==> flow/design.v <==
module calculator(
	input newkey,
	input [4:0] keycode,
	input clk,
	input rst,
	output reg [19:0] x,
	output reg led							 
	);
	localparam PLUS = 1'd0;					 
	localparam TIMES = 1'd1;				 
	localparam CLEAR20 = 20'd0;				 
	localparam CLEAR2 = 2'd0;				 
	localparam CLEAR1 = 1'd0;				 
	reg [19:0] y;
	reg op;
	reg [19:0] nextX;
	reg [19:0] nextY;
	reg nextOp;
	reg nextLED;
	reg [2:0] select;
	wire [19:0] sum;
	wire [19:0] product;
	wire [19:0] result;
	wire [19:0] ovp;						 
	wire ovs;								 
	always @ (posedge clk)
		begin
			if (rst)
				begin
					x <= CLEAR20;
					y <= CLEAR20;
					op <= CLEAR1;
					led <= CLEAR1;
				end
			else
				begin
					x <= nextX;
					y <= nextY;
					op <= nextOp;
					led <= nextLED;
				end
		end
  always @ (select, x, y, op, led, result, ovp, ovs, keycode)
		case(select)
			3'd0:						 
				begin
              		nextX = x;
					nextY = y;
					nextOp = op;
					nextLED = led;
				end
			3'd1:						 
				begin
              		nextX = CLEAR20;
					nextY = x;
					nextOp = PLUS;
					nextLED = CLEAR1;
				end
			3'd2:						 
				begin
              		nextX = CLEAR20;
					nextY = x;
					nextOp = TIMES;
					nextLED = CLEAR1;
				end
			3'd3:						 
				begin
              		nextX = result;
					nextY = y;
					nextOp = op;
					nextLED = op ? (ovp != 0) : ovs;
				end	
			3'd4:						 
				begin
              		nextX = CLEAR20;
					nextY = CLEAR20;
					nextOp = CLEAR1;				 
					nextLED = CLEAR1;
				end
			3'd7:						 
				begin
              		nextX = {x[15:0],keycode[3:0]};	 
					nextY = y;
					nextOp = op;
					nextLED = CLEAR1;
				end
			default:					 
				begin
              		nextX = x;
					nextY = y;
					nextOp = op;
					nextLED = led;
				end
		endcase
	always @ (newkey, keycode)
		begin
			if(!newkey)	select <= 3'd0;				 
			else if(keycode[4]) select <= 3'd7;		 
			else select <= keycode[2:0];			 
		end
	assign result = op ? product : sum;				 
	assign {ovp, product} = x * y;					 
	assign {ovs, sum} = x + y;						 
endmodule	
### Tool chain data of calculator

What the tools print for calculator, step after step.
Line numbers count from 1 in the design file above.
Operators carry their Yosys type and port widths (W data, S select, Z words).
Library cell names are shortened.
The mark - stands for no value.

| set-up | value |
|---|---|
| top | calculator |
| clock port | clk |
| library | sky130hd |
| corner | tt_025C_1v80 |

### Word-level counts

Counts by Yosys on the flattened word-level netlist (proc, flatten, opt, wreduce; memories kept). Register bits leave out memories and registers merged into their read ports (data or address). Print and check cells are left out. Cells with the same type and inputs are merged into one.

| bit counts | value |
|---|---|
| flip-flop bits (word level) | 42 |
| bits of input ports | 8 |
| output and inout port bits | 21 |
| word-level cells | 28 |

| cells by class | value |
|---|---|
| add/subtract/negate cells | 1 |
| multiply operators | 1 |
| equality and inequality tests | 5 |
| muxes and demuxes | 8 |
| reductions and logical operators | 9 |

Operators by type and width:

| cell | count |
|---|---|
| $mul A20 B20 Y40 | 1 |
| $pmux W20 S3 | 1 |
| $pmux W20 S2 | 1 |
| $add A20 B20 Y21 | 1 |
| $reduce_bool A20 Y1 | 1 |
| $mux W20 | 1 |
| $reduce_bool A2 Y1 | 3 |
| $eq A3 B2 Y1 const B | 2 |
| $eq A3 B3 Y1 const B | 2 |
| $mux W3 | 2 |
| $reduce_or A2 Y1 | 2 |
| $reduce_or A4 Y1 | 1 |
| $pmux W1 S2 | 2 |
| $eq A3 B1 Y1 const B | 1 |
| $reduce_bool A3 Y1 | 1 |
| $reduce_or A3 Y1 | 1 |
| $mux W1 | 1 |

### Depth

Depth = most cells in a row (Yosys ltp): at word level without a register or memory, in the mapped netlist without a sequential cell, where the memories' decode and read muxes count.

| logic depth | value |
|---|---|
| depth after elaboration | 5 |
| ABC_AREA | 0 |
| mapped depth | 27 |
| mapped depth without buffers | 26 |

### Mapped cells and area

The flow's flattened synthesis, as Yosys stat reports it; memories are mapped. The netlist is that of the ABC_AREA named above (0 if unset); the other value can give another one.
The area totals of this step are shown rounded.

Cell types:

| cell | count | area in all (um2) |
|---|---|---|
| fa_1 | 321 | 6.43E+03 |
| ha_1 | 170 | 2,127.04 |
| and2_1 | 216 | 1.35E+03 |
| inv_1 | 326 | 1.22E+03 |
| dfxtp_1 | 42 | 840.806 |
| nand2_1 | 224 | 840.806 |
| clkbuf_1 | 107 | 401.635 |
| a21oi_1 | 64 | 320.307 |
| o221a_2 | 21 | 236.477 |
| o21ai_0 | 41 | 205.197 |
| xnor2_1 | 23 | 201.443 |
| nor2_1 | 49 | 183.926 |
| a21o_1 | 20 | 150.144 |
| xor2_1 | 16 | 140.134 |
| nor3_1 | 25 | 125.12 |
| a211oi_1 | 12 | 90.086 |
| nand3_1 | 18 | 90.086 |
| o21a_1 | 12 | 90.086 |

Other cell types: 63; their cells: 164.

| mapped netlist | value |
|---|---|
| cell count | 1,871 |
| synthesis area | 16,300 um2 |
| sequential part of the area | 841 um2 |
| flip-flop cells | 42 |
| buffer cells | 112 |

### Worst setup path after synthesis

OpenSTA on the mapped netlist: ideal clock, no wires. The path of least setup slack (recovery checks aside). Input and output delay are each 20% of the period. Register names are those of the netlist, which keeps one name where synthesis merged equal registers.

| path after synthesis | value |
|---|---|
| path type | reg-to-reg |
| start | reg x[12] |
| end | reg led |
| clock period | 10.0 ns |
| library setup time | 0.125 ns |
| time at the first pin | 0.000 ns |
| data arrival time | 6.779 ns |
| required time | 9.875 ns |
| setup slack | 3.096 ns |
| delay of the path | 6.904 ns |
| stages | 25 |
| path buffers | 2 |
| synthesis period reached | 6.904 ns |

"delay of the path" is the arrival time less input delay plus setup time.
"stages" counts driving pins, that of a launching flip-flop among them; a cell with two outputs on the path counts twice.
"synthesis period reached" = period - worst setup slack (recovery checks aside). The figure is calculated, with input and output delays left at 20% of the set period.
The rows between start and end are the longest chain of elaborated cells between them; the timing report does not say that the signal goes this way. Where chains are equally long, one stands for them.
Each line given opens the expression or statement behind the cell; cells for indexed reads and writes are added by Yosys, which also makes memories of some case tables.

| on the way, after synthesis | value |
|---|---|
| path through | dfxtp_1 -> clkbuf_1 -> and2_1 -> fa_1 -> fa_1 -> inv_1 -> fa_1 -> inv_1 -> fa_1 -> fa_1 -> fa_1 -> inv_1 -> fa_1 -> inv_1 -> ha_1 -> clkbuf_1 -> nand3_1 -> or4b_1 -> and3b_1 -> a21oi_1 -> mux2i_1 -> a211oi_1 -> or4_4 -> nor4_2 -> a21oi_1 |
| cells in the longest elaborated chain | 4 |
| elaborated cells between the ends (all ways) | 5 |
| source lines of those cells | 4 |
| those cells by class | add/sub: 1; mul: 1; mux: 2; reduce/logical: 1 |

RTL lines, path after synthesis:

| what | line | RTL |
|---|---|---|
| start: declaration | 6 | `output reg [19:0] x,` |
| start: assignment | 30 | `x <= CLEAR20;` |
| start: assignment | 37 | `x <= nextX;` |
| $mul A20 B20 Y40 | 102 |  |
| $reduce_bool A20 Y1 | 71 | `nextLED = op ? (ovp != 0) : ovs;` |
| $mux W1 | 71 |  |
| $pmux W1 S2 | 44 | `case(select)` |
| end: assignment | 33 | `led <= CLEAR1;` |
| end: assignment | 40 | `led <= nextLED;` |
| end: declaration | 7 | `output reg led` |

### Worst path after layout

From the final timing report of flow run A: the path of least setup slack in the routed layout; clock arrival at registers is part of the times.

| path post-layout | value |
|---|---|
| path type | reg-to-reg |
| start | reg y[6] |
| end | reg led |
| clock period | 7.87 ns |
| library setup time | 0.11 ns |
| time at the first pin | 0.30 ns |
| data arrival time | 7.79 ns |
| required time | 8.06 ns |
| setup slack | 0.27 ns |
| stages | 25 |
| path buffers | 0 |

The rows between start and end are the longest chain of elaborated cells between them; the timing report does not say that the signal goes this way. Where chains are equally long, one stands for them.

| on the way, post-layout | value |
|---|---|
| path through | dfxtp_1 -> ha_1 -> inv_1 -> fa_1 -> inv_1 -> fa_1 -> inv_1 -> fa_1 -> inv_1 -> fa_1 -> fa_1 -> fa_1 -> inv_1 -> fa_1 -> inv_1 -> ha_1 -> nand3_1 -> or4b_1 -> and3b_1 -> a21oi_1 -> mux2i_1 -> a211oi_1 -> or4_4 -> nor4_2 -> a21oi_1 |
| cells in the longest elaborated chain | 4 |
| elaborated cells between the ends (all ways) | 5 |
| source lines of those cells | 4 |
| those cells by class | add/sub: 1; mul: 1; mux: 2; reduce/logical: 1 |

RTL lines, path post-layout:

| what | line | RTL |
|---|---|---|
| start: declaration | 14 | `reg [19:0] y;` |
| start: assignment | 31 | `y <= CLEAR20;` |
| start: assignment | 38 | `y <= nextY;` |
| $mul A20 B20 Y40 | 102 |  |
| $reduce_bool A20 Y1 | 71 | `nextLED = op ? (ovp != 0) : ovs;` |
| $mux W1 | 71 |  |
| $pmux W1 S2 | 44 | `case(select)` |
| end: assignment | 33 | `led <= CLEAR1;` |
| end: assignment | 40 | `led <= nextLED;` |
| end: declaration | 7 | `output reg led` |

Top module calculator; platform sky130hd; tools Yosys and OpenROAD; 4 stored runs in no particular order. Input and output delays are each 20% of the period that was set; the output load is 0.01 pF.
"period achieved" is the run's clock period less its worst setup slack. It is reckoned from that one timing run; input and output delays stay at 20% of the period that was set.
"worst path time" = time allowed to the worst setup path (clock period - input delay - output delay, where it has them) - its slack; a late launch clock adds to it, a late capture clock takes from it.
By "total power after layout" is meant OpenSTA's value without simulated activity: inputs other than the clock are taken to toggle once in ten clock periods, and the tool carries that through the logic.
The results are shown rounded.

#### Flow run A

| setting | value |
|---|---|
| CORE_UTILIZATION | `40` |
| period_ns | `7.87` |
| CAP_MARGIN | `20` |
| CORE_MARGIN | `2` |
| SLEW_MARGIN | `20` |

| result | value |
|---|---|
| Yosys chip area after synthesis | 16,300 um2 |
| total power after layout | 0.00125 W |
| period achieved | 7.598 ns |
| worst hold slack in the final report | 0.545 ns |
| standard-cell area of the final layout | 17,600 um2 |
| die footprint | 42,500 um2 |
| worst path time | 7.60 ns |
| class of the worst setup path | reg-to-reg |
| summed negative setup slack | 0.000 ns |
| utilization | 0.433 |
| smallest setup slack | 0.272 ns |

#### Flow run B

| setting | value |
|---|---|
| ABC_AREA | `1` |
| CAP_MARGIN | `10` |
| CELL_PAD_IN_SITES_DETAIL_PLACEMENT | `2` |
| CELL_PAD_IN_SITES_GLOBAL_PLACEMENT | `3` |
| CORE_ASPECT_RATIO | `1.42` |
| CORE_MARGIN | `6` |
| CORE_UTILIZATION | `33` |
| CTS_CLUSTER_DIAMETER | `45` |
| CTS_CLUSTER_SIZE | `31` |
| GPL_ROUTABILITY_DRIVEN | `1` |
| GPL_TIMING_DRIVEN | `0` |
| HOLD_SLACK_MARGIN | `0.12` |
| MAX_ROUTING_LAYER | `met5` |
| MIN_ROUTING_LAYER | `met1` |
| PLACE_DENSITY | `0.69` |
| SETUP_SLACK_MARGIN | `3.13` |
| SLEW_MARGIN | `15` |
| TNS_END_PERCENT | `95` |
| period_ns | `10.7` |

| result | value |
|---|---|
| summed negative setup slack | 0.000 ns |
| worst path time | 7.30 ns |
| class of the worst setup path | reg-to-reg |
| period achieved | 7.304 ns |
| die footprint | 58,300 um2 |
| Yosys chip area after synthesis | 17,300 um2 |
| standard-cell area of the final layout | 18,700 um2 |
| utilization | 0.363 |
| total power after layout | 0.00109 W |
| worst hold slack in the final report | 0.513 ns |
| smallest setup slack | 3.40 ns |

#### Flow run C

| setting | value |
|---|---|
| CAP_MARGIN | `35` |
| CELL_PAD_IN_SITES_GLOBAL_PLACEMENT | `1` |
| CORE_MARGIN | `4` |
| CORE_UTILIZATION | `56` |
| GPL_ROUTABILITY_DRIVEN | `1` |
| PLACE_DENSITY_LB_ADDON | `0.2` |
| TNS_END_PERCENT | `35` |
| period_ns | `10.3` |
| SLEW_MARGIN | `20` |

| result | value |
|---|---|
| worst path time | 7.79 ns |
| class of the worst setup path | reg-to-reg |
| period achieved | 7.789 ns |
| utilization | 0.598 |
| Yosys chip area after synthesis | 16,300 um2 |
| total power after layout | 0.000876 W |
| standard-cell area of the final layout | 17,200 um2 |
| summed negative setup slack | 0.000 ns |
| worst hold slack in the final report | 0.505 ns |
| die footprint | 32,000 um2 |
| smallest setup slack | 2.51 ns |

#### Flow run D

| setting | value |
|---|---|
| CAP_MARGIN | `15` |
| CELL_PAD_IN_SITES_GLOBAL_PLACEMENT | `1` |
| CORE_ASPECT_RATIO | `1.06` |
| CORE_MARGIN | `7` |
| CORE_UTILIZATION | `30` |
| CTS_CLUSTER_SIZE | `57` |
| GPL_ROUTABILITY_DRIVEN | `1` |
| HOLD_SLACK_MARGIN | `0.02` |
| MIN_ROUTING_LAYER | `met2` |
| TNS_END_PERCENT | `10` |
| period_ns | `10.3` |
| SLEW_MARGIN | `20` |

| result | value |
|---|---|
| total power after layout | 0.000946 W |
| worst path time | 8.00 ns |
| class of the worst setup path | reg-to-reg |
| worst hold slack in the final report | 0.553 ns |
| utilization | 0.327 |
| standard-cell area of the final layout | 17,500 um2 |
| die footprint | 61,200 um2 |
| period achieved | 7.998 ns |
| summed negative setup slack | 0.000 ns |
| Yosys chip area after synthesis | 16,300 um2 |
| smallest setup slack | 2.30 ns |
